==> flow/design.v <==
module pit_counter(
    input             clk,
    input             rst_n,
    input             clock,
    input             gate,
    output reg        out,
    input       [7:0] data_in,
    input             set_control_mode,
    input             latch_count,
    input             latch_status,
    input             write,
    input             read,
    output      [7:0] data_out
);
reg [2:0] mode;
always @(posedge clk) begin
    if(rst_n == 1'b0)         mode <= 3'd2;
    else if(set_control_mode) mode <= data_in[3:1];
end
reg bcd;
always @(posedge clk) begin
    if(rst_n == 1'b0)         bcd <= 1'd0;
    else if(set_control_mode) bcd <= data_in[0];
end
reg [1:0] rw_mode;
always @(posedge clk) begin
    if(rst_n == 1'b0)         rw_mode <= 2'd1;
    else if(set_control_mode) rw_mode <= data_in[5:4];
end
reg [7:0] counter_l;
always @(posedge clk) begin
    if(rst_n == 1'b0)                               counter_l <= 8'd0;
    else if(set_control_mode)                       counter_l <= 8'd0;
    else if(write && rw_mode == 2'd3 && ~msb_write) counter_l <= data_in;
    else if(write && rw_mode == 2'd1)               counter_l <= data_in;
end
reg [7:0] counter_m;
always @(posedge clk) begin
    if(rst_n == 1'b0)                               counter_m <= 8'd0;
    else if(set_control_mode)                       counter_m <= 8'd0;
    else if(write && rw_mode == 2'd3 && msb_write)  counter_m <= data_in;
    else if(write && rw_mode == 2'd2)               counter_m <= data_in;
end
reg [7:0] output_l;
always @(posedge clk) begin
    if(rst_n == 1'b0)                       output_l <= 8'd0;
    else if(latch_count && ~output_latched) output_l <= counter[7:0];
    else if(~output_latched)                output_l <= counter[7:0];
end
reg [7:0] output_m;
always @(posedge clk) begin
    if(rst_n == 1'b0)                       output_m <= 8'd0;
    else if(latch_count && ~output_latched) output_m <= counter[15:8];
    else if(~output_latched)                output_m <= counter[15:8];
end
reg output_latched;
always @(posedge clk) begin
    if(rst_n == 1'b0)                               output_latched <= 1'b0;
    else if(set_control_mode)                       output_latched <= 1'b0;
    else if(latch_count)                            output_latched <= 1'b1;
    else if(read && (rw_mode != 2'd3 || msb_read))  output_latched <= 1'b0;
end
reg null_counter;
always @(posedge clk) begin
    if(rst_n == 1'b0)                                null_counter <= 1'b0;
    else if(set_control_mode)                        null_counter <= 1'b1;
    else if(write && (rw_mode != 2'd3 || msb_write)) null_counter <= 1'b1;
    else if(load)                                    null_counter <= 1'b0;
end
reg msb_write;
always @(posedge clk) begin
    if(rst_n == 1'b0)                       msb_write <= 1'b0;
    else if(set_control_mode)               msb_write <= 1'b0;
    else if(write_pulse && rw_mode == 2'd3) msb_write <= ~msb_write;
end
reg msb_read;
always @(posedge clk) begin
    if(rst_n == 1'b0)                      msb_read <= 1'b0;
    else if(set_control_mode)              msb_read <= 1'b0;
    else if(read_pulse && rw_mode == 2'd3) msb_read <= ~msb_read;
end
reg [7:0] status;
always @(posedge clk) begin
    if(rst_n == 1'b0)                        status <= 8'd0;
    else if(latch_status && ~status_latched) status <= { out, null_counter, rw_mode, mode, bcd };
end
reg status_latched;
always @(posedge clk) begin
    if(rst_n == 1'b0)           status_latched <= 1'b0;
    else if(set_control_mode)   status_latched <= 1'b0;
    else if(latch_status)       status_latched <= 1'b1;
    else if(read)               status_latched <= 1'b0;
end
assign data_out =
    (status_latched)               ? status   :
    (rw_mode == 2'd3 && ~msb_read) ? output_l :
    (rw_mode == 2'd3 &&  msb_read) ? output_m :
    (rw_mode == 2'd1)              ? output_l :
                                     output_m;
reg two_byte_write;
always @(posedge clk) begin
    if(rst_n == 1'b0)                 two_byte_write <= 1'b0;
    else if(write && rw_mode == 2'd3) two_byte_write <= 1'b1;
    else if(set_control_mode || load) two_byte_write <= 1'b0;
end
reg set_control_mode_last;
always @(posedge clk) set_control_mode_last <= set_control_mode;
reg set_control_mode_pulse;
always @(posedge clk) set_control_mode_pulse <= set_control_mode_last & ~set_control_mode;
reg write_last;
always @(posedge clk) write_last <= write;
reg write_pulse;
always @(posedge clk) write_pulse <= write_last & ~write;
reg read_last;
always @(posedge clk) read_last <= read;
reg read_pulse;
always @(posedge clk) read_pulse <= read_last & ~read;
reg clock_last;
always @(posedge clk) clock_last <= clock;
reg clock_pulse;
always @(posedge clk) clock_pulse <= clock_last & ~clock;
reg gate_last;
always @(posedge clk) gate_last <= gate;
reg gate_sampled;
always @(posedge clk) begin
    if(rst_n == 1'b0)             gate_sampled <= 1'b0;
    else if(~clock_last && clock) gate_sampled <= gate;
end
reg trigger;
always @(posedge clk) begin
    if(rst_n == 1'b0)             trigger <= 1'b0;
    else if(~gate_last && gate)   trigger <= 1'b1;
    else if(~clock_last && clock) trigger <= 1'b0;
end
reg trigger_sampled;
always @(posedge clk) begin
    if(rst_n == 1'b0)            trigger_sampled <= 1'b0;
    else if(~clock_last & clock) trigger_sampled <= trigger;
end
always @(posedge clk) begin
    if(rst_n == 1'b0)                                                 out <= 1'b1;
    else if(set_control_mode_pulse && mode      == 3'd0)              out <= 1'b0;
    else if(set_control_mode_pulse && mode      == 3'd1)              out <= 1'b1;
    else if(set_control_mode_pulse && mode[1:0] == 2'd2)              out <= 1'b1;
    else if(set_control_mode_pulse && mode[1:0] == 2'd3)              out <= 1'b1;
    else if(set_control_mode_pulse && mode      == 3'd4)              out <= 1'b1;
    else if(set_control_mode_pulse && mode      == 3'd5)              out <= 1'b1;
    else if(mode      == 3'd0 && (load || two_byte_write))            out <= 1'b0;
    else if(mode      == 3'd0 && counter == 16'd1 && enable)          out <= 1'b1;
    else if(mode      == 3'd1 && load)                                out <= 1'b0;
    else if(mode      == 3'd1 && counter == 16'd1 && enable)          out <= 1'b1;
    else if(mode[1:0] == 2'd2 && ~gate)                               out <= 1'b1;
    else if(mode[1:0] == 2'd2 && load)                                out <= 1'b1;
    else if(mode[1:0] == 2'd2 && counter == 16'd2 && enable)          out <= 1'b0;
    else if(mode[1:0] == 2'd3 && ~gate)                               out <= 1'b1;
    else if(mode[1:0] == 2'd3 && load && loaded && ~trigger_sampled)  out <= ~out;
    else if(mode      == 3'd4 && counter == 16'd1 && enable)          out <= 1'b0;
    else if(mode      == 3'd4 && counter == 16'd0 && enable)          out <= 1'b1;
    else if(mode      == 3'd5 && counter == 16'd1 && enable)          out <= 1'b0;
    else if(mode      == 3'd5 && counter == 16'd0 && enable)          out <= 1'b1;
end
reg written;
always @(posedge clk) begin
    if(rst_n == 1'b0)                                    written <= 1'b0;
    else if(set_control_mode)                            written <= 1'b0;
    else if(write_pulse && rw_mode != 2'd3)              written <= 1'b1;
    else if(write_pulse && rw_mode == 2'd3 && msb_write) written <= 1'b1;
    else if(load)                                        written <= 1'b0;
end
reg control_set;
always @(posedge clk) begin
    if(rst_n == 1'b0)         control_set <= 1'b0;
    else if(set_control_mode) control_set <= 1'b1;
    else if(load)             control_set <= 1'b0;
end
reg loaded;
always @(posedge clk) begin
    if(rst_n == 1'b0)         loaded <= 1'b0;
    else if(set_control_mode) loaded <= 1'b0;
    else if(load)             loaded <= 1'b1;
end
wire load = 
    (mode      == 3'd0 &&   written) ||                  
    clock_pulse && (
    (mode      == 3'd1 &&   trigger_sampled) ||
    (mode[1:0] == 2'd2 && ((written && control_set) || trigger_sampled || (loaded && gate_sampled && counter == 16'd1))) ||
    (mode[1:0] == 2'd3 && ((written && control_set) || trigger_sampled || (loaded && gate_sampled && counter == ((counter_l[0] & out) ? 16'd0 : 16'd2)))) ||
    (mode      == 3'd4 &&   written) ||
    (mode      == 3'd5 && ((written && control_set) || loaded) && trigger_sampled)
);
wire enable = ~load && loaded && clock_pulse && (
    (mode      == 3'd0 && gate_sampled && ~two_byte_write) ||
    (mode      == 3'd1) ||
    (mode[1:0] == 2'd2 && gate_sampled) ||
    (mode[1:0] == 2'd3 && gate_sampled) ||
    (mode      == 3'd4 && gate_sampled) ||
    (mode      == 3'd5)
);
wire [15:0] counter_minus_1 =
    (bcd && !counter[15:0]) ? 16'h9999 :
    (bcd && !counter[11:0]) ? { counter[15:12] - 1'd1, 12'h999 } :
    (bcd && !counter[7:0])  ? { counter[15:8]  - 1'd1,   8'h99 } :
    (bcd && !counter[3:0])  ? { counter[15:4]  - 1'd1,    4'h9 } :
                                counter - 1'd1;
reg [15:0] counter;
always @(posedge clk) begin
    if(rst_n == 1'b0) counter <= 16'd0;
    else if(load)     counter <= {counter_m, counter_l[7:1], counter_l[0] & (mode[1:0] != 2'd3)};
    else if(enable)   counter <= counter_minus_1 - (mode[1:0] == 2'd3);
end
endmodule
module pit(
	input               clk,
	input               rst_n,
	output              irq,
	input       [2:0]   io_address,
	input               io_read,
	output reg  [7:0]   io_readdata,
	input               io_write,
	input       [7:0]   io_writedata,
	output              speaker_out,
	input      [27:0]   clock_rate
);
reg [27:0] clk_rate;
always @(posedge clk) clk_rate <= clock_rate;
reg ce_system_counter;
reg [27:0] sum;
always @(posedge clk) begin : system_counter
	reg [27:0] sum_next;
	sum_next = sum + 28'd2386362;  
	ce_system_counter <= 1'b0;
	if(rst_n == 1'b0) sum <= 28'd0;
	else if(sum_next >= clk_rate) begin
		sum <= sum_next - clk_rate;
		ce_system_counter <= 1'b1;
	end
	else sum <= sum_next;
end
reg system_clock;
always @(posedge clk) begin
    if(rst_n == 1'b0)           system_clock <= 1'b0;
    else if(ce_system_counter)  system_clock <= ~system_clock;
end
always @(posedge clk) if(io_read) io_readdata <=
    (io_read && io_address == 0) ? counter_0_readdata :
    (io_read && io_address == 1) ? counter_1_readdata :
    (io_read && io_address == 2) ? counter_2_readdata :
    (io_read && io_address[2])   ? { 2'b0, spk_out, counter_1_toggle, 2'b0, speaker_enable, speaker_gate } :
                                     8'd0;  
reg [5:0] counter_1_cnt;
always @(posedge clk) begin
    if(rst_n == 1'b0)                                       counter_1_cnt <= 6'd0;
    else if(ce_system_counter && counter_1_cnt == 6'd35)    counter_1_cnt <= 6'd0;
    else if(ce_system_counter)                              counter_1_cnt <= counter_1_cnt + 6'd1;
end
reg counter_1_toggle;
always @(posedge clk) begin
    if(rst_n == 1'b0)                                       counter_1_toggle <= 1'b0;
    else if(ce_system_counter && counter_1_cnt == 6'd35)    counter_1_toggle <= ~(counter_1_toggle);
end
reg speaker_gate;
always @(posedge clk) begin
    if(rst_n == 1'b0)                  speaker_gate <= 1'b0;
    else if(io_write && io_address[2]) speaker_gate <= io_writedata[0];
end
reg speaker_enable;
always @(posedge clk) begin
    if(rst_n == 1'b0)                  speaker_enable <= 1'b0;
    else if(io_write && io_address[2]) speaker_enable <= io_writedata[1];
end
assign speaker_out = spk_out & speaker_enable;
wire [7:0] counter_0_readdata;
wire [7:0] counter_1_readdata;
wire [7:0] counter_2_readdata;
pit_counter pit_counter_0(
    .clk                (clk),
    .rst_n              (rst_n),
    .clock              (system_clock),      
    .gate               (1'b1),              
    .out                (irq),               
    .data_in            (io_writedata),                                                                                                                                       
    .set_control_mode   (io_write && io_address == 3 && io_writedata[7:6] == 2'b00 && io_writedata[5:4] != 2'b00),                                                            
    .latch_count        (io_write && io_address == 3 && ((io_writedata[7:6] == 2'b00 && io_writedata[5:4] == 2'b00) || (io_writedata[7:5] == 3'b110 && io_writedata[1]))),    
    .latch_status       (io_write && io_address == 3 && io_writedata[7:6] == 2'b11 && io_writedata[4] == 1'b0 && io_writedata[1]),                                            
    .write              (io_write && io_address == 0),                                                                                                                        
    .read               (io_read  && io_address == 0),                                                                                                                        
    .data_out           (counter_0_readdata)     
);
pit_counter pit_counter_1(
    .clk                (clk),
    .rst_n              (rst_n),
    .clock              (system_clock),      
    .gate               (1'b1),              
    /*verilator lint_off PINNOCONNECT*/
    .out                (),                  
    /*verilator lint_on PINNOCONNECT*/
    .data_in            (io_writedata),                                                                                                                                       
    .set_control_mode   (io_write && io_address == 3 && io_writedata[7:6] == 2'b01 && io_writedata[5:4] != 2'b00),                                                            
    .latch_count        (io_write && io_address == 3 && ((io_writedata[7:6] == 2'b01 && io_writedata[5:4] == 2'b00) || (io_writedata[7:5] == 3'b110 && io_writedata[2]))),    
    .latch_status       (io_write && io_address == 3 && io_writedata[7:6] == 2'b11 && io_writedata[4] == 1'b0 && io_writedata[2]),                                            
    .write              (io_write && io_address == 1),                                                                                                                        
    .read               (io_read  && io_address == 1),                                                                                                                        
    .data_out           (counter_1_readdata)     
);
wire spk_out;
pit_counter pit_counter_2(
    .clk                (clk),
    .rst_n              (rst_n),
    .clock              (system_clock),      
    .gate               (speaker_gate),      
    .out                (spk_out),           
    .data_in            (io_writedata),                                                                                                                                       
    .set_control_mode   (io_write && io_address == 3 && io_writedata[7:6] == 2'b10 && io_writedata[5:4] != 2'b00),                                                            
    .latch_count        (io_write && io_address == 3 && ((io_writedata[7:6] == 2'b10 && io_writedata[5:4] == 2'b00) || (io_writedata[7:5] == 3'b110 && io_writedata[3]))),    
    .latch_status       (io_write && io_address == 3 && io_writedata[7:6] == 2'b11 && io_writedata[4] == 1'b0 && io_writedata[3]),                                            
    .write              (io_write && io_address == 2),                                                                                                                        
    .read               (io_read  && io_address == 2),                                                                                                                        
    .data_out           (counter_2_readdata)     
);
endmodule
# From RTL to reports: pit
# Module pit before and after one edit of its RTL, step after step.
# Lines under "orig" count in the file above, lines under "edited" in the edited file.
# "diff": "edited" minus "orig" as printed here.
# Operators: Yosys type, input widths -> output width; for muxes data width and select width s.
# Not given: n/a
# design
top	pit
clock_port	clk
library	sky130hd
pvt_corner	tt_025C_1v80

# The edit
# The edit as a unified diff against the file above.
# A script made this edit. It changes what the design does and was not meant as an optimisation.
# begin of diff
@@ -199,8 +199,5 @@
 wire [15:0] counter_minus_1 =
     (bcd && !counter[15:0]) ? 16'h9999 :
-    (bcd && !counter[11:0]) ? { counter[15:12] - 1'd1, 12'h999 } :
-    (bcd && !counter[7:0])  ? { counter[15:8]  - 1'd1,   8'h99 } :
-    (bcd && !counter[3:0])  ? { counter[15:4]  - 1'd1,    4'h9 } :
-                                counter - 1'd1;
+    { counter[15:12] - 1'd1, 12'h999 };
 reg [15:0] counter;
 always @(posedge clk) begin
# end of diff

# Word level
# Source: Yosys, flattened and elaborated, memories not mapped. Widths are those after wreduce. Registers that Yosys merges into a memory's read port (data or address) are not register bits. Print and check cells do not count.
# word_totals
item	orig	edited	diff
word_cells	716	680	-36
inputBits	43	43	0
regBits	318	318	0
# op_classes
item	orig	edited	diff
muxes	154	145	-9
add_sub_neg	18	9	-9
n_eq	53	53	0
compare	1	1	0
reduce_logical	340	322	-18
logic	57	57	0
# ops
op	orig	edited	diff
$logic_and 1x1->1	229	220	-9
$mux 16	18	9	-9
$logic_not 12->1	3	0	-3
$logic_not 4->1	3	0	-3
$logic_not 8->1	3	0	-3
$sub 12x1->12 const B	3	0	-3
$sub 16x1->16 const B	3	0	-3
$sub 8x1->8 const B	3	0	-3
# Unchanged operator kinds not shown: 32.

# Longest topological paths
# Longest topological path by Yosys (ltp), each cell counted once; first at word level (registers and memories cut), then after technology mapping (sequential cells cut; the memories' decode and read muxes count).
# depth
item	orig	edited	diff
word_depth	35	35	0
ABC_AREA	0	0	n/a
depth_mapped	18	18	0
mapped_depth_nobuf	16	17	1

# Mapped cells and area
# Source: synth_stat.txt of the flow (Yosys; design flattened, memories mapped). It holds for the ABC_AREA given above (unset counts as 0); a run with the other value may have another netlist.
# by_type
cell	orig	edited	diff
sky130_fd_sc_hd__o21ai_0	125	57	-68
sky130_fd_sc_hd__a21oi_1	157	91	-66
sky130_fd_sc_hd__nand2_1	224	170	-54
sky130_fd_sc_hd__clkbuf_1	108	83	-25
sky130_fd_sc_hd__mux2i_1	144	168	24
sky130_fd_sc_hd__ha_1	58	36	-22
sky130_fd_sc_hd__inv_1	83	63	-20
sky130_fd_sc_hd__o211ai_1	23	3	-20
sky130_fd_sc_hd__nor2b_1	32	14	-18
sky130_fd_sc_hd__nor3_1	51	34	-17
sky130_fd_sc_hd__nand3_1	71	57	-14
sky130_fd_sc_hd__xnor2_1	52	38	-14
sky130_fd_sc_hd__nand4_1	26	13	-13
sky130_fd_sc_hd__nor2_1	261	249	-12
sky130_fd_sc_hd__and2_1	20	8	-12
sky130_fd_sc_hd__and3_1	20	10	-10
sky130_fd_sc_hd__xor2_1	39	30	-9
sky130_fd_sc_hd__o31ai_1	15	6	-9
# Unchanged cell types not shown: 10.
# The list need not be complete.
# synth_totals
item	orig	edited	diff
mapped_area_um2	17441.7	14546.5	-2895.2
stdcells	2162	1665	-497
flip_flops	316	316	0
n_buf	123	95	-28
# By module: a second synthesis without flattening, with its own total; a netlist apart from the flattened one above.
# unflattened
item	orig	edited	diff
cells_unflattened	2291	1813	-478
hier_area_um2	19214.7	15607.5	-3607.2
# Each row is one instance without its submodules.
# modules_orig
mod	mod_seq_area_um2	n_cells	instances	mod_area_um2
pit_counter	1681.6	579	3	4863.4
pit	1581.5	554	1	4624.4
# modules_edited
mod	mod_seq_area_um2	n_cells	instances	mod_area_um2
pit_counter	1681.6	406	3	3593.4
pit	1581.5	595	1	4827.1

# Worst setup path after synthesis
# Source: OpenSTA report_checks on the synthesized netlist (no wires, ideal clock, input and output delay 20% of the period each), path of least setup slack; recovery checks are left aside. Register names are those of the netlist, which keeps one name where synthesis merged equal registers.
# synth_path
item	orig	edited	diff
path_kind	register -> register	register -> register	n/a
start	reg sum[1]	reg sum[1]	n/a
end	reg sum[26]	reg sum[10]	n/a
period_ns	10.0	10.0	0.0
path_slack_ns	6.120	6.172	0.052
delay_ns	3.880	3.828	-0.052
driving_pins	17	18	1
t_first_pin_ns	0.000	0.000	0.000
required_time_ns	9.884	9.872	-0.012
t_arrival_ns	3.764	3.700	-0.064
period_less_setup_slack_ns	3.88	3.828	-0.052
# "delay_ns" = arrival - input delay + setup time.
# "driving_pins": output pins that drive a net of the path, with the launching flip-flop's if there is one; two outputs of one cell count as two.
# "period_less_setup_slack_ns" is the clock period less the worst setup slack; recovery checks do not enter. This is arithmetic on one report: input and output delays are still those of the set period (20% each).
# Between the ends stands the longest chain of elaborated cells between them, by number of cells; it is not shown to be the way that was timed. Of several equally long chains one is given.
# Each line given opens the expression or statement behind the cell; cells for indexed reads and writes are added by Yosys, which also makes memories of some case tables.
# A register here has more assigning lines than the two given.
# synth_via_orig
path_cell_list	sky130_fd_sc_hd__dfxtp_1 sky130_fd_sc_hd__ha_1 sky130_fd_sc_hd__o41ai_1 sky130_fd_sc_hd__a21oi_1 sky130_fd_sc_hd__o221a_2 sky130_fd_sc_hd__or2_1 sky130_fd_sc_hd__nand4_1 sky130_fd_sc_hd__xnor2_1 sky130_fd_sc_hd__ha_1 sky130_fd_sc_hd__a21o_1 sky130_fd_sc_hd__a21o_1 sky130_fd_sc_hd__a21oi_1 sky130_fd_sc_hd__o21ai_0 sky130_fd_sc_hd__a21oi_1 sky130_fd_sc_hd__inv_1 sky130_fd_sc_hd__clkbuf_1 sky130_fd_sc_hd__o211a_1
elab_chain_cells	3
cone_cells	4
lines_between	3
cone_classes	2 x add/sub; 1 x compare; 1 x mux
# synth_rtl_orig
item	line_no	rtl
from (decl)	227	reg [27:0] sum;
from (assign)	234	sum <= sum_next - clk_rate;
from (assign)	237	else sum <= sum_next;
$add 28x22->28	230	sum_next = sum + 28'd2386362;
$sub 28x28->28	234
$mux 28	233	else if(sum_next >= clk_rate) begin
to (assign)	234
to (assign)	237
to (decl)	227
# synth_via_edited
path_cell_list	sky130_fd_sc_hd__dfxtp_1 sky130_fd_sc_hd__ha_1 sky130_fd_sc_hd__o41ai_4 sky130_fd_sc_hd__a21oi_2 sky130_fd_sc_hd__o21ai_0 sky130_fd_sc_hd__nand2_1 sky130_fd_sc_hd__xor2_1 sky130_fd_sc_hd__ha_1 sky130_fd_sc_hd__a21o_1 sky130_fd_sc_hd__a211o_1 sky130_fd_sc_hd__a2111oi_4 sky130_fd_sc_hd__nor2_1 sky130_fd_sc_hd__a221oi_2 sky130_fd_sc_hd__o21ai_2 sky130_fd_sc_hd__o21ai_4 sky130_fd_sc_hd__buf_6 sky130_fd_sc_hd__mux2i_1 sky130_fd_sc_hd__nor2_1
elab_chain_cells	3
cone_cells	4
lines_between	3
cone_classes	2 x add/sub; 1 x compare; 1 x mux
# synth_rtl_edited
item	line_no	rtl
from (decl)	224	reg [27:0] sum;
from (assign)	231	sum <= sum_next - clk_rate;
from (assign)	234	else sum <= sum_next;
$add 28x22->28	227	sum_next = sum + 28'd2386362;
$sub 28x28->28	231
$mux 28	230	else if(sum_next >= clk_rate) begin
to (assign)	231
to (assign)	234
to (decl)	224

# Path in the finished layout
# Path of least setup slack in the final report of the runs of pair 1 (OpenROAD, finished layout, wires in). Where an end is a register, its clock arrival counts in the times.
# layout_path
item	orig	edited	diff
path_kind	register -> register	register -> register	n/a
start	reg sum[1]	reg sum[1]	n/a
end	reg sum[22]	reg sum[13]	n/a
t_arrival_ns	5.79	5.29	-0.50
driving_pins	18	18	0
path_slack_ns	4.68	5.13	0.45
t_first_pin_ns	0.52	0.55	0.03
period_ns	10.0	10.0	0.0
required_time_ns	10.47	10.41	-0.06
# Between the ends stands the longest chain of elaborated cells between them, by number of cells; it is not shown to be the way that was timed. Of several equally long chains one is given.
# A register here has more assigning lines than the two given.
# layout_via_orig
path_cell_list	sky130_fd_sc_hd__dfxtp_1 sky130_fd_sc_hd__a2111oi_1 sky130_fd_sc_hd__o21ai_0 sky130_fd_sc_hd__a31o_2 sky130_fd_sc_hd__a21o_1 sky130_fd_sc_hd__a21oi_1 sky130_fd_sc_hd__nor2_1 sky130_fd_sc_hd__xor2_1 sky130_fd_sc_hd__ha_1 sky130_fd_sc_hd__nand2_1 sky130_fd_sc_hd__nor4_1 sky130_fd_sc_hd__a21oi_1 sky130_fd_sc_hd__nand3b_1 sky130_fd_sc_hd__a21oi_2 sky130_fd_sc_hd__buf_4 sky130_fd_sc_hd__inv_1 sky130_fd_sc_hd__nor2_1 sky130_fd_sc_hd__a22o_1
elab_chain_cells	3
cone_cells	4
lines_between	3
cone_classes	2 x add/sub; 1 x compare; 1 x mux
# layout_rtl_orig
item	line_no	rtl
from (decl)	227	reg [27:0] sum;
from (assign)	234	sum <= sum_next - clk_rate;
from (assign)	237	else sum <= sum_next;
$add 28x22->28	230	sum_next = sum + 28'd2386362;
$sub 28x28->28	234
$mux 28	233	else if(sum_next >= clk_rate) begin
to (assign)	234
to (assign)	237
to (decl)	227
# layout_via_edited
path_cell_list	sky130_fd_sc_hd__dfxtp_1 sky130_fd_sc_hd__ha_1 sky130_fd_sc_hd__o41ai_4 sky130_fd_sc_hd__a21oi_2 sky130_fd_sc_hd__o21ai_0 sky130_fd_sc_hd__nand2_1 sky130_fd_sc_hd__xor2_1 sky130_fd_sc_hd__ha_1 sky130_fd_sc_hd__a21o_1 sky130_fd_sc_hd__a211o_1 sky130_fd_sc_hd__a2111oi_4 sky130_fd_sc_hd__nor2_1 sky130_fd_sc_hd__a221oi_2 sky130_fd_sc_hd__o21ai_2 sky130_fd_sc_hd__o21ai_4 sky130_fd_sc_hd__buf_4 sky130_fd_sc_hd__mux2i_1 sky130_fd_sc_hd__nor2_1
elab_chain_cells	3
cone_cells	4
lines_between	3
cone_classes	2 x add/sub; 1 x compare; 1 x mux
# layout_rtl_edited
item	line_no	rtl
from (decl)	224	reg [27:0] sum;
from (assign)	231	sum <= sum_next - clk_rate;
from (assign)	234	else sum <= sum_next;
$add 28x22->28	227	sum_next = sum + 28'd2386362;
$sub 28x28->28	231
$mux 28	230	else if(sum_next >= clk_rate) begin
to (assign)	231
to (assign)	234
to (decl)	224

# Layout results
# Runs of the flow (Yosys, OpenROAD) on both versions; the two runs of a pair have the same settings. The constraints put input and output delay at 20% of the set period each and load the outputs with 0.01 pF.
# settings_pair_1
CORE_UTILIZATION	40
period_ns	10.0
CAP_MARGIN	20
CORE_MARGIN	2
SLEW_MARGIN	20
# measured_pair_1
item	orig	edited	diff
setup_worst_slack_ns	4.683	5.126	0.443
timing.setup.tns_ns	0.000	0.000	0.000
fin_power_mw	3.697	3.581	-0.116
total_die_area_um2	45290.2	37908.1	-7382.1
layout_utilization_pct	45.4	46.7	1.3
achieved_clock_period_ns	5.317	4.874	-0.443
final_stdcell_area_um2	19551.3	16644.7	-2906.6
synth_chip_area_um2	17441.7	14546.5	-2895.2
timing.hold.ws_ns	0.421	0.420	-0.001
# settings_pair_2
CORE_ASPECT_RATIO	0.58
CORE_MARGIN	5
CORE_UTILIZATION	36
GPL_ROUTABILITY_DRIVEN	0
MIN_ROUTING_LAYER	met1
PLACE_DENSITY_LB_ADDON	0.29
SETUP_SLACK_MARGIN	2.04
period_ns	6.96
CAP_MARGIN	20
SLEW_MARGIN	20
# measured_pair_2
item	orig	edited	diff
setup_worst_slack_ns	2.386	2.435	0.049
timing.setup.tns_ns	0.000	0.000	0.000
fin_power_mw	5.207	4.985	-0.222
total_die_area_um2	53114.9	44677.7	-8437.2
layout_utilization_pct	40.6	41.2	0.6
achieved_clock_period_ns	4.574	4.525	-0.049
final_stdcell_area_um2	19442.4	16545.9	-2896.5
synth_chip_area_um2	17441.7	14546.5	-2895.2
timing.hold.ws_ns	0.414	0.407	-0.007
# "achieved_clock_period_ns" = clock period - worst setup slack. The figure is calculated, with input and output delays left at 20% of the set period.
# "fin_power_mw" rests on the timing tool's default activity at the inputs, not on a simulated workload.
